==> flow/design.v <==
module ellipse_generator
#(
parameter  int  BITS_RES            = 12,             
parameter  int  BITS_RAD            = BITS_RES - 1,   
parameter  bit  USE_ALTERA_IP       = 0               
)
(
  input logic                        clk,               
  input logic                        reset,             
  input logic                        enable,            
  input logic                        run,               
  input logic         [1:0]          quadrant,          
  input logic                        ellipse_filled,    
  input logic  signed [BITS_RES-1:0] Xc,                
  input logic  signed [BITS_RES-1:0] Yc,                
  input logic  signed [BITS_RES-1:0] Xr,                
  input logic  signed [BITS_RES-1:0] Yr,                
  input logic                        ena_pause,         
  output logic                       busy,              
  output logic signed [BITS_RES:0]   X_coord,           
  output logic signed [BITS_RES:0]   Y_coord,           
  output logic                       pixel_data_rdy,    
  output logic                       ellipse_complete   
);
logic               draw_line ;
logic        [1:0]  quadrant_latch ;     
logic        [3:0]  sub_function ;     
logic               inv ;     
logic               draw_flat ;     
logic               filled ;     
logic signed   [BITS_RES-1:0]   x ;     
logic signed   [BITS_RES-1:0]   y ;     
logic signed   [BITS_RES-1:0]   xcr ;     
logic signed   [BITS_RES-1:0]   ycr ;     
logic signed   [BITS_RES-1:0]   xrr ;     
logic signed   [BITS_RES-1:0]   yrr ;     
logic signed   [BITS_RAD*3+1:0] p ;     
logic signed   [BITS_RAD*3+1:0] px ;     
logic signed   [BITS_RAD*3+1:0] py ;     
logic unsigned [BITS_RAD*2-1:0] rx2 ;     
logic unsigned [BITS_RAD*2-1:0] ry2 ;     
logic unsigned [BITS_RAD*1-1:0] alu_mult_a ;  
logic unsigned [BITS_RAD*2-1:0] alu_mult_b ;  
logic unsigned [BITS_RAD*3-1:0] alu_mult_y     ;  
logic               pixel_data_rdy_int ;     
logic               busy_int ;     
logic               ena_process ;     
logic               freeze ;     
     always_ff @(posedge clk) if (ena_process) alu_mult_y <= alu_mult_a * alu_mult_b ;
always_comb begin
   pixel_data_rdy = pixel_data_rdy_int && !ena_pause ;  
   busy           = busy_int || run ;                   
   ena_process    = enable && !(ena_pause && pixel_data_rdy_int);
end
always_ff @( posedge clk or posedge reset ) begin
   if ( reset ) begin
      draw_line          <= 1'b0  ;
      pixel_data_rdy_int <= 1'b0  ;
      busy_int           <= 1'b0  ;
      ellipse_complete   <= 1'b0  ;
      quadrant_latch     <= 2'b0  ;
      sub_function       <= 4'd0  ;  
      x                  <= 0 ;
      y                  <= 0 ;
      xcr                <= 0 ;
      ycr                <= 0 ;
      xrr                <= 0 ;
      yrr                <= 0 ;
      p                  <= 0 ;
      rx2                <= 0 ;
      ry2                <= 0 ;
      px                 <= 0 ;
      py                 <= 0 ;
      inv                <= 1'b0 ;       
      draw_flat          <= 1'b0 ;
      filled             <= 1'b0 ;
      freeze             <= 1'b0 ;
      X_coord            <= (BITS_RES)'(0);
      Y_coord            <= (BITS_RES)'(0);
      alu_mult_a         <= (BITS_RAD*1)'(0);
      alu_mult_b         <= (BITS_RAD*2)'(0);
   end
   else if ( ena_process  ) begin 
if (!freeze) begin
  if (inv==0) begin
    case ( quadrant_latch )
      4'd0 : begin
             X_coord    <=  xcr + x;
             Y_coord    <=  ycr + y;
             end
      4'd1 : begin
             X_coord    <=  xcr - x;
             Y_coord    <=  ycr + y;
             end
      4'd2 : begin
             X_coord    <=  xcr + x;
             Y_coord    <=  ycr - y;
             end
      4'd3 : begin
             X_coord    <=  xcr - x;
             Y_coord    <=  ycr - y;
             end
      endcase
  end else begin
  case ( quadrant_latch )
      4'd0 : begin
             Y_coord    <=  xcr + x;
             X_coord    <=  ycr + y;
             end
      4'd1 : begin
             Y_coord    <=  xcr + x;
             X_coord    <=  ycr - y;
             end
      4'd2 : begin
             Y_coord    <=  xcr - x;
             X_coord    <=  ycr + y;
             end
      4'd3 : begin
             Y_coord    <=  xcr - x;
             X_coord    <=  ycr - y;
             end
      endcase
  end
end else begin   
  if (((X_coord==xcr)&& !inv) || ((X_coord==ycr)&& inv) )  freeze     <= 1'b0;            
  if (((X_coord>xcr)&& !inv)  || ((X_coord>ycr)&& inv)  )  X_coord    <= X_coord - 1'b1;  
  if (((X_coord<xcr)&& !inv)  || ((X_coord<ycr)&& inv)  )  X_coord    <= X_coord + 1'b1;  
end
casez ( sub_function )
    4'd0 : begin  
      if ( run ) begin   
         quadrant_latch <= quadrant ;  
         if ( ( Xr == 0 ) && ( Yr == 0 ) ) begin  
            x                  <= 0    ;  
            y                  <= 0    ;  
            pixel_data_rdy_int <= 1'b0  ;  
            ellipse_complete   <= 1'b0  ;  
            sub_function       <= 4'd9  ;  
            draw_line          <= 1'b1  ;  
            busy_int           <= 1'b1  ;  
            xcr       <= Xc ;  
            ycr       <= Yc ;
            xrr       <= 0 ;
            yrr       <= 0 ;
            inv       <= 1'b0 ;
            draw_flat <= 1'b0 ;
            freeze    <= 1'b0 ;
         end
         else begin  
            sub_function       <= sub_function + 1'd1  ;  
            draw_line          <= 1'b1  ;  
            busy_int           <= 1'b1  ;  
            pixel_data_rdy_int <= 1'b0  ;  
            ellipse_complete   <= 1'b0  ;  
            xcr       <= Xc ;  
            ycr       <= Yc ;
            xrr       <= Xr ;
            yrr       <= Yr ;
            inv       <= 1'b0 ;
            draw_flat <= 1'b0 ;
            filled    <= ellipse_filled ;
            freeze    <= 1'b0 ;
         end  
      end  
    end  
    4'd1 : begin  
     alu_mult_a[BITS_RAD*1-1:0]          <= xrr[BITS_RAD-1:0] ;
     alu_mult_b[BITS_RAD*1-1:0]          <= xrr[BITS_RAD-1:0] ;
     alu_mult_b[BITS_RAD*2-1:BITS_RAD*1] <= 0     ;
     x                                   <= 0     ;
     y                                   <= yrr   ;
     draw_flat                           <= 1'b0  ;
     p                                   <= 0     ;
     sub_function                        <= sub_function + 1'd1  ;  
    end
    4'd2 : begin  
     alu_mult_a[BITS_RAD*1-1:0]          <= yrr[BITS_RAD-1:0] ;
     alu_mult_b[BITS_RAD*1-1:0]          <= yrr[BITS_RAD-1:0] ;
     alu_mult_b[BITS_RAD*2-1:BITS_RAD*1] <= 0     ;
     sub_function                        <= sub_function + 1'd1  ;  
    end
    4'd3 : begin  
     rx2[BITS_RAD*2-1:0]                <= alu_mult_y[BITS_RAD*2-1:0] ;  
     alu_mult_a[BITS_RAD*1-1:0]          <= yrr[BITS_RAD-1:0] ;
     alu_mult_b[BITS_RAD*2-1:0]          <= alu_mult_y[BITS_RAD*2-1:0] ;
     ry2                                 <= (BITS_RAD*2)'((alu_mult_y[BITS_RAD*2-1:0] + 2) >> 2) ;  
     px                                  <= 0     ;                                  
     sub_function                        <= sub_function + 1'd1  ;                   
    end
    4'd4 : begin  
     px                                 <= px + ry2 ;  
     ry2[BITS_RAD*2-1:0]                <= alu_mult_y[BITS_RAD*2-1:0] ;  
     sub_function                       <= sub_function + 1'd1  ;  
    end
    4'd5 : begin  
     px                                 <= px + ry2 - alu_mult_y[BITS_RAD*3-1:0] ;  
     py                                 <= (alu_mult_y[((BITS_RAD)*3-1):0]) << 1 ;  
     sub_function                       <= sub_function + 1'd1  ;  
    end
    4'd6 : begin  
     p                                  <= px  ;  
     px                                 <= 0;
              if (xrr<2) sub_function   <= sub_function + 2'd2  ;  
              else       sub_function   <= sub_function + 1'd1  ;  
    end
    4'd7 : begin  
  if (!freeze) begin
       if (px <= py) begin   
                     pixel_data_rdy_int <= 1'b1  ;  
		             x                  <= x + 1'd1 ;
		             px                 <= px + (ry2<<1);
                     if (inv && filled) freeze <= 1'b1;    
		             if (p <= 0) begin
	                             p  <= p + ry2 + (px + (ry2<<1)) ;
		                         end else begin
		                         if (!inv && filled)  freeze <= 1'b1;      
                                 y  <= y - 1'd1;
                                 py <= py - (rx2<<1);
                                 p  <= p + ry2 + (px + (ry2<<1)) - (py - (rx2<<1)) ;
                                 end
       end else begin  
          pixel_data_rdy_int <= 1'b0  ;                 
          sub_function       <= sub_function + 1'd1  ;  
       end
   end  
    end  
    4'd8 : begin  
if (!freeze) begin
if (((y<2) || draw_flat) && x <= xrr ) begin  
    draw_flat          <= 1'b1 ;       
    y                  <= 0        ;   
              if (draw_flat) begin               
              pixel_data_rdy_int <= 1'b1  ;      
              x                  <= x + 1'd1 ;   
              end
    end else begin
          if (inv) begin
                   pixel_data_rdy_int <= 1'b0  ;  
                   sub_function       <= 4'd0  ;  
                   inv                <= 1'b0  ;  
                   draw_line          <= 1'b0  ;  
                   ellipse_complete   <= 1'b1  ;
                   busy_int           <= 1'b0  ;  
          end else begin
                   pixel_data_rdy_int <= 1'b0  ;  
                   sub_function       <= 4'd1  ;  
                   inv                <= 1'b1  ;  
                   xcr                <= ycr   ;  
                   ycr                <= xcr   ;
                   xrr                <= yrr   ;  
                   yrr                <= xrr   ;
          end
     end  
    end  
    end  
    4'd9 : begin  
            pixel_data_rdy_int <= 1'b1                 ;  
            sub_function       <= sub_function + 1'd1  ;  
    end
    default : begin                 
    sub_function       <= 4'd0  ;   
    draw_line          <= 1'b0  ;   
    pixel_data_rdy_int <= 1'b0  ;  
    sub_function       <= 4'd0  ;  
    ellipse_complete   <= 1'b1  ;
    busy_int           <= 1'b0  ;  
    end
  endcase  
      if (!draw_line && !run ) begin
         pixel_data_rdy_int <= 1'b0 ;  
         ellipse_complete   <= 1'b0 ;  
         busy_int           <= 1'b0 ;  
      end
   end  
end
endmodule
Wiki page: ellipse_generator / tool data

Tool chain data of ellipse_generator
Each step is given for the RTL above and for the edited RTL.
"before" refers to lines of the RTL above, "after" to lines of the edited file.
"diff": "after" minus "before" as printed here. "rel_change_pct": 100 x difference / "before".
Cell names lack the library's common part.
{ "design": {"top": "ellipse_generator", "clock_port": "clk", "cell_library": "sky130hd", "pvt_corner": "tt_025C_1v80"} }

Diff
The edit as a unified diff against the file above.
This change comes from a script, not from a designer; no optimisation was intended.
begin of diff
@@ -24,5 +24,5 @@
 );
 logic               draw_line ;
-logic        [1:0]  quadrant_latch ;     
+logic        [2:0]  quadrant_latch ;     
 logic        [3:0]  sub_function ;     
 logic               inv ;     
end of diff

After elaboration
Yosys after proc, flatten, opt, wreduce and memory -nomap, before mapping. Memory bits, and registers merged into a memory's read port (data or address), are not among the register bits. Print and check cells are not counted.
{ "bits": {"columns": ["element", "before", "after", "diff", "rel_change_pct"], "rows": [
  ["reg_bits", 327, 327, 0, 0.00],
  ["latchBits", 0, 0, 0, null],
  ["ramBits", 0, 0, 0, null],
  ["romBits", 0, 0, 0, null],
  ["clocked_rd_ports_x_width", 0, 0, 0, null],
  ["memories", 0, 0, 0, null],
  ["input_bits", 56, 56, 0, 0.00],
  ["out_inout_bits", 29, 29, 0, 0.00]
]} }
{ "classes": {"columns": ["element", "before", "after", "diff", "rel_change_pct"], "rows": [
  ["addsub", 18, 18, 0, 0.00],
  ["multipliers", 1, 1, 0, 0.00],
  ["div", 0, 0, 0, null],
  ["n_cmp", 9, 9, 0, 0.00],
  ["eq_ne", 35, 35, 0, 0.00],
  ["n_shift", 0, 0, 0, null],
  ["muxes", 104, 104, 0, 0.00],
  ["n_logic", 3, 3, 0, 0.00],
  ["n_reduce_logical", 69, 71, 2, 2.90]
]} }
{ "op_table": {"columns": ["op", "before", "after", "diff", "rel_change_pct"], "rows": [
  ["AND reduction 2 bit", 7, 5, -2, -28.57],
  ["AND reduction 3 bit", 1, 3, 2, 200.00],
  ["nonzero test 2 bit", 5, 6, 1, 20.00],
  ["nonzero test 3 bit", 3, 4, 1, 33.33],
  ["zero test 2 bit", 1, 0, -1, -100.00],
  ["zero test 3 bit", 0, 1, 1, null]
]} }
Unchanged operator kinds not shown: 66.

Depth
Yosys ltp: most cells in a row. Word level: on the elaborated netlist, between registers, memories and ports. Mapped: between sequential cells and ports; inverters and the memories' decode and read muxes count.
{ "depth": {"columns": ["element", "before", "after", "diff", "rel_change_pct"], "rows": [
  ["ltp_word", 11, 11, 0, 0.00],
  ["abc_area", "0", "0", null, null],
  ["depth_mapped", 33, 33, 0, 0.00],
  ["depth_no_buf", 33, 33, 0, 0.00]
]} }

After synthesis
Source: synth_stat.txt of the flow (Yosys; design flattened, memories mapped). It holds for the ABC_AREA given above (unset counts as 0); a run with the other value may have another netlist.
{ "mapped": {"columns": ["element", "before", "after", "diff", "rel_change_pct"], "rows": [
  ["cells", 4462, 4416, -46, -1.03],
  ["mapped_area_um2", 36904.1, 36946.7, 42.6, 0.12],
  ["sequential_area_um2", 8323.0, 8323.0, 0.0, 0.00],
  ["ff_cells", 326, 326, 0, 0.00],
  ["buf_cells", 211, 202, -9, -4.27]
]} }
{ "by_type": {"columns": ["cell", "before", "after", "diff", "rel_change_pct"], "rows": [
  ["nand2_1", 603, 536, -67, -11.11],
  ["a21oi_1", 303, 360, 57, 18.81],
  ["a31oi_1", 85, 44, -41, -48.24],
  ["nor2_1", 314, 287, -27, -8.60],
  ["o21ai_0", 331, 307, -24, -7.25],
  ["o21ai_1", 13, 34, 21, 161.54],
  ["a22oi_1", 38, 19, -19, -50.00],
  ["o211ai_1", 17, 35, 18, 105.88],
  ["inv_1", 413, 397, -16, -3.87],
  ["and2_1", 113, 98, -15, -13.27],
  ["or3_1", 9, 24, 15, 166.67],
  ["nor2b_1", 40, 54, 14, 35.00],
  ["mux2i_1", 13, 27, 14, 107.69],
  ["o21bai_1", 32, 44, 12, 37.50],
  ["nand2b_1", 51, 41, -10, -19.61],
  ["nand4_1", 41, 31, -10, -24.39],
  ["xor2_1", 86, 77, -9, -10.47],
  ["o21a_1", 48, 39, -9, -18.75]
]} }
Unchanged cell types not shown: 15.
Not every row of either side is listed.

Path before layout
OpenSTA on the mapped netlist: ideal clock, no wires. The path of least setup slack (recovery checks aside). Input and output delay are each 20% of the period. Register names are those of the netlist, which keeps one name where synthesis merged equal registers.
{ "synth_timing": {"columns": ["element", "before", "after", "diff", "rel_change_pct"], "rows": [
  ["path_type", "register -> register", "register -> register", null, null],
  ["startpoint", "reg px[1]", "reg px[1]", null, null],
  ["endpoint", "reg p[34]", "reg p[34]", null, null],
  ["clock_period_ps", 7500, 7500, 0, 0.00],
  ["setup_time_ps", 95, 142, 47, null],
  ["launch_ps", 0, 0, 0, null],
  ["arrival_ps", 6505, 6133, -372, -5.72],
  ["required_ps", 7405, 7358, -47, -0.63],
  ["setup_slack_ps", 900, 1225, 325, null],
  ["path_delay_ps", 6600, 6275, -325, -4.92],
  ["driving_pins", 34, 31, -3, -8.82],
  ["n_path_buf", 0, 0, 0, null],
  ["period_less_setup_slack_ps", 6600, 6275, -325, -4.92]
]} }
"path_delay_ps" = arrival - input delay + setup time.
"driving_pins" counts driving pins, that of a launching flip-flop among them; a cell with two outputs on the path counts twice.
"period_less_setup_slack_ps" = period - worst setup slack (recovery checks aside). The figure is calculated, with input and output delays left at 20% of the set period.
The rows between start and end are the longest chain of elaborated cells between them; the timing report does not say that the signal goes this way. Where chains are equally long, one stands for them.
A line is the first line of the expression or statement that the cell stems from. Yosys adds cells for indexed reads and writes and turns some case tables into memories.
At most two assigning lines are given for a register; there are more.
{ "synth_between_before": {"cell_sequence": "dfrtp_1 -> ha_1 -> inv_1 -> fa_1 -> nand2b_1 -> a21oi_1 -> nor2b_1 -> a21oi_1 -> a21o_1 -> a21oi_1 -> xnor2_1 -> fa_1 -> ha_1 -> and3_1 -> o311a_1 -> a211o_1 -> a21oi_1 -> o21bai_1 -> a21oi_1 -> o21ai_0 -> xor2_1 -> ha_1 -> a21o_1 -> a21o_1 -> a2111oi_0 -> o21ai_0 -> a221oi_1 -> o21a_1 -> o21ai_0 -> a21oi_1 -> xnor3_1 -> nand2_1 -> xnor2_1 -> o31ai_1", "elab_chain_len": 7, "cone_cells": 10} }
{ "synth_lines_before": {"columns": ["element", "line_no", "source"], "rows": [
  ["from (decl)", 38, "logic signed   [BITS_RAD*3+1:0] px ;"],
  ["from (assign)", 191, "px                                 <= px + ry2 ;"],
  ["from (assign)", 196, "px                                 <= px + ry2 - alu_mult_y[BITS_RAD*3-1:0] ;"],
  ["adder 35 x 23 -> 35 bit", 219, "p  <= p + ry2 + (px + (ry2<<1)) - (py - (rx2<<1)) ;"],
  ["adder 35 bit", 219, null],
  ["subtractor 35 bit", 219, null],
  ["two-way mux 35 bit", 213, "if (p <= 0) begin"],
  ["two-way mux 35 bit", 208, "if (px <= py) begin"],
  ["two-way mux 35 bit", 207, "if (!freeze) begin"],
  ["case mux 35 bit (select 3 bit)", 129, "casez ( sub_function )"],
  ["to (assign)", 201, "p                                  <= px  ;"],
  ["to (assign)", 214, "p <= p + ry2 + (px + (ry2<<1)) ;"],
  ["to (decl)", 37, "logic signed   [BITS_RAD*3+1:0] p ;"]
]} }
{ "synth_between_after": {"cell_sequence": "dfrtp_1 -> ha_1 -> inv_1 -> fa_1 -> nor2b_1 -> o31a_1 -> o311ai_1 -> nand2_1 -> a21oi_1 -> o21ai_0 -> xor2_1 -> fa_1 -> ha_1 -> and3_1 -> a221o_1 -> a21oi_1 -> o22ai_1 -> o21ai_0 -> a21oi_1 -> nor2_1 -> xnor2_1 -> ha_1 -> a211oi_1 -> nand3b_1 -> a21oi_1 -> o31ai_2 -> a311oi_2 -> xnor3_1 -> nor2_1 -> xnor2_1 -> o221ai_1", "elab_chain_len": 7, "cone_cells": 10} }
{ "synth_lines_after": {"columns": ["element", "line_no", "source"], "rows": [
  ["from (decl)", 38, "logic signed   [BITS_RAD*3+1:0] px ;"],
  ["from (assign)", 191, "px                                 <= px + ry2 ;"],
  ["from (assign)", 196, "px                                 <= px + ry2 - alu_mult_y[BITS_RAD*3-1:0] ;"],
  ["adder 35 x 23 -> 35 bit", 219, "p  <= p + ry2 + (px + (ry2<<1)) - (py - (rx2<<1)) ;"],
  ["adder 35 bit", 219, null],
  ["subtractor 35 bit", 219, null],
  ["two-way mux 35 bit", 213, "if (p <= 0) begin"],
  ["two-way mux 35 bit", 208, "if (px <= py) begin"],
  ["two-way mux 35 bit", 207, "if (!freeze) begin"],
  ["case mux 35 bit (select 3 bit)", 129, "casez ( sub_function )"],
  ["to (assign)", 201, "p                                  <= px  ;"],
  ["to (assign)", 214, "p <= p + ry2 + (px + (ry2<<1)) ;"],
  ["to (decl)", 37, "logic signed   [BITS_RAD*3+1:0] p ;"]
]} }

Worst path after layout
From the final timing report of the runs of set A: the path of least setup slack in the routed layout; clock arrival at registers is part of the times.
The path's times are printed in steps of 10 ps; the period is the one set.
{ "layout_timing": {"columns": ["element", "before", "after", "diff", "rel_change_pct"], "rows": [
  ["path_type", "register -> register", "register -> register", null, null],
  ["startpoint", "reg px[1]", "reg ry2[1]", null, null],
  ["endpoint", "reg p[33]", "reg p[34]", null, null],
  ["clock_period_ps", 7290, 7290, 0, 0.00],
  ["setup_time_ps", 110, 160, 50, null],
  ["launch_ps", 590, 590, 0, 0.00],
  ["arrival_ps", 7560, 7390, -170, -2.25],
  ["required_ps", 7780, 7750, -30, -0.39],
  ["setup_slack_ps", 230, 370, 140, null],
  ["driving_pins", 31, 31, 0, 0.00],
  ["n_path_buf", 1, 1, 0, 0.00]
]} }
The rows between start and end are the longest chain of elaborated cells between them; the timing report does not say that the signal goes this way. Where chains are equally long, one stands for them.
At most two assigning lines are given for a register; there are more.
{ "layout_between_before": {"cell_sequence": "dfrtp_1 -> ha_2 -> inv_2 -> fa_2 -> nand2b_4 -> a21oi_2 -> o211ai_1 -> a31oi_2 -> or4_4 -> a31o_4 -> a31oi_2 -> xnor2_1 -> fa_1 -> ha_1 -> a21oi_1 -> o21ai_0 -> o41a_1 -> and2_1 -> a31o_2 -> o21ai_1 -> nand2b_1 -> xor2_2 -> ha_4 -> nand3_1 -> buf_4 -> o41ai_4 -> nand4_1 -> and4b_1 -> o41ai_2 -> nand4_1 -> o21a_1", "elab_chain_len": 7, "cone_cells": 10} }
{ "layout_lines_before": {"columns": ["element", "line_no", "source"], "rows": [
  ["from (decl)", 38, "logic signed   [BITS_RAD*3+1:0] px ;"],
  ["from (assign)", 191, "px                                 <= px + ry2 ;"],
  ["from (assign)", 196, "px                                 <= px + ry2 - alu_mult_y[BITS_RAD*3-1:0] ;"],
  ["adder 35 x 23 -> 35 bit", 219, "p  <= p + ry2 + (px + (ry2<<1)) - (py - (rx2<<1)) ;"],
  ["adder 35 bit", 219, null],
  ["subtractor 35 bit", 219, null],
  ["two-way mux 35 bit", 213, "if (p <= 0) begin"],
  ["two-way mux 35 bit", 208, "if (px <= py) begin"],
  ["two-way mux 35 bit", 207, "if (!freeze) begin"],
  ["case mux 35 bit (select 3 bit)", 129, "casez ( sub_function )"],
  ["to (assign)", 201, "p                                  <= px  ;"],
  ["to (assign)", 214, "p <= p + ry2 + (px + (ry2<<1)) ;"],
  ["to (decl)", 37, "logic signed   [BITS_RAD*3+1:0] p ;"]
]} }
{ "layout_between_after": {"cell_sequence": "dfrtp_1 -> ha_1 -> a211oi_2 -> o211ai_1 -> a311o_2 -> a31oi_4 -> o21ai_0 -> xor2_1 -> fa_1 -> ha_4 -> a21o_1 -> a21o_1 -> a21o_1 -> a2111oi_2 -> o21ai_1 -> a31oi_2 -> buf_4 -> o21bai_1 -> a21oi_1 -> xnor2_1 -> ha_1 -> a21o_1 -> a21oi_1 -> o21bai_1 -> nand3_1 -> nand2_1 -> a311oi_2 -> xnor3_1 -> nor2_1 -> xnor2_1 -> o221ai_1", "elab_chain_len": 7, "cone_cells": 8} }
{ "layout_lines_after": {"columns": ["element", "line_no", "source"], "rows": [
  ["from (decl)", 41, "logic unsigned [BITS_RAD*2-1:0] ry2 ;"],
  ["from (assign)", 186, "ry2                                 <= (BITS_RAD*2)'((alu_mult_y[BITS_RAD*2-1:0] + 2) >> 2) ;"],
  ["from (assign)", 192, "ry2[BITS_RAD*2-1:0]                <= alu_mult_y[BITS_RAD*2-1:0] ;"],
  ["adder 35 x 22 -> 35 bit", 219, "p  <= p + ry2 + (px + (ry2<<1)) - (py - (rx2<<1)) ;"],
  ["adder 35 bit", 219, null],
  ["subtractor 35 bit", 219, null],
  ["two-way mux 35 bit", 213, "if (p <= 0) begin"],
  ["two-way mux 35 bit", 208, "if (px <= py) begin"],
  ["two-way mux 35 bit", 207, "if (!freeze) begin"],
  ["case mux 35 bit (select 3 bit)", 129, "casez ( sub_function )"],
  ["to (assign)", 201, "p                                  <= px  ;"],
  ["to (assign)", 214, "p <= p + ry2 + (px + (ry2<<1)) ;"],
  ["to (decl)", 37, "logic signed   [BITS_RAD*3+1:0] p ;"]
]} }

Measured runs
Both versions went through the flow (Yosys, OpenROAD) with the same settings in each pair. Constraints: input delay and output delay 20% of the set period each, output load 0.01 pF.
{ "flow_settings_set_A": {"CORE_UTILIZATION": 40, "period_ns": 7.29, "CAP_MARGIN": 20, "CORE_MARGIN": 2, "SLEW_MARGIN": 20} }
{ "results_set_A": {"columns": ["element", "before", "after", "diff", "rel_change_pct"], "rows": [
  ["yosys_chip_area_um2", 36904.1, 36946.7, 42.6, 0.12],
  ["total_die_area_um2", 94707.0, 94814.7, 107.7, 0.11],
  ["final_stdcell_area_um2", 40900.5, 40709.0, -191.5, -0.47],
  ["fin_util_frac", 0.447, 0.444, -0.003, null],
  ["fin_ws_ps", 226, 365, 139, null],
  ["setupTns_ps", 0, 0, 0, null],
  ["timing.hold.ws_ps", 480, 481, 1, null]
]} }
{ "flow_settings_set_B": {"CAP_MARGIN": 30, "CELL_PAD_IN_SITES_GLOBAL_PLACEMENT": 3, "CORE_ASPECT_RATIO": 1.77, "CORE_MARGIN": 6, "CORE_UTILIZATION": 20, "CTS_CLUSTER_DIAMETER": 96, "GPL_ROUTABILITY_DRIVEN": 1, "MIN_ROUTING_LAYER": "met2", "PLACE_DENSITY_LB_ADDON": 0.23, "SETUP_SLACK_MARGIN": 0.59, "SLEW_MARGIN": 0, "TNS_END_PERCENT": 100, "period_ns": 5.14} }
{ "results_set_B": {"columns": ["element", "before", "after", "diff", "rel_change_pct"], "rows": [
  ["yosys_chip_area_um2", 36904.1, 36946.7, 42.6, 0.12],
  ["total_die_area_um2", 195396.0, 195615.0, 219.0, 0.11],
  ["final_stdcell_area_um2", 51569.5, 52905.7, 1336.2, 2.59],
  ["fin_util_frac", 0.282, 0.289, 0.007, null],
  ["fin_ws_ps", -1644, -1731, -87, null],
  ["setupTns_ps", -34897, -40727, -5830, null],
  ["timing.hold.ws_ps", 482, 489, 7, null]
]} }
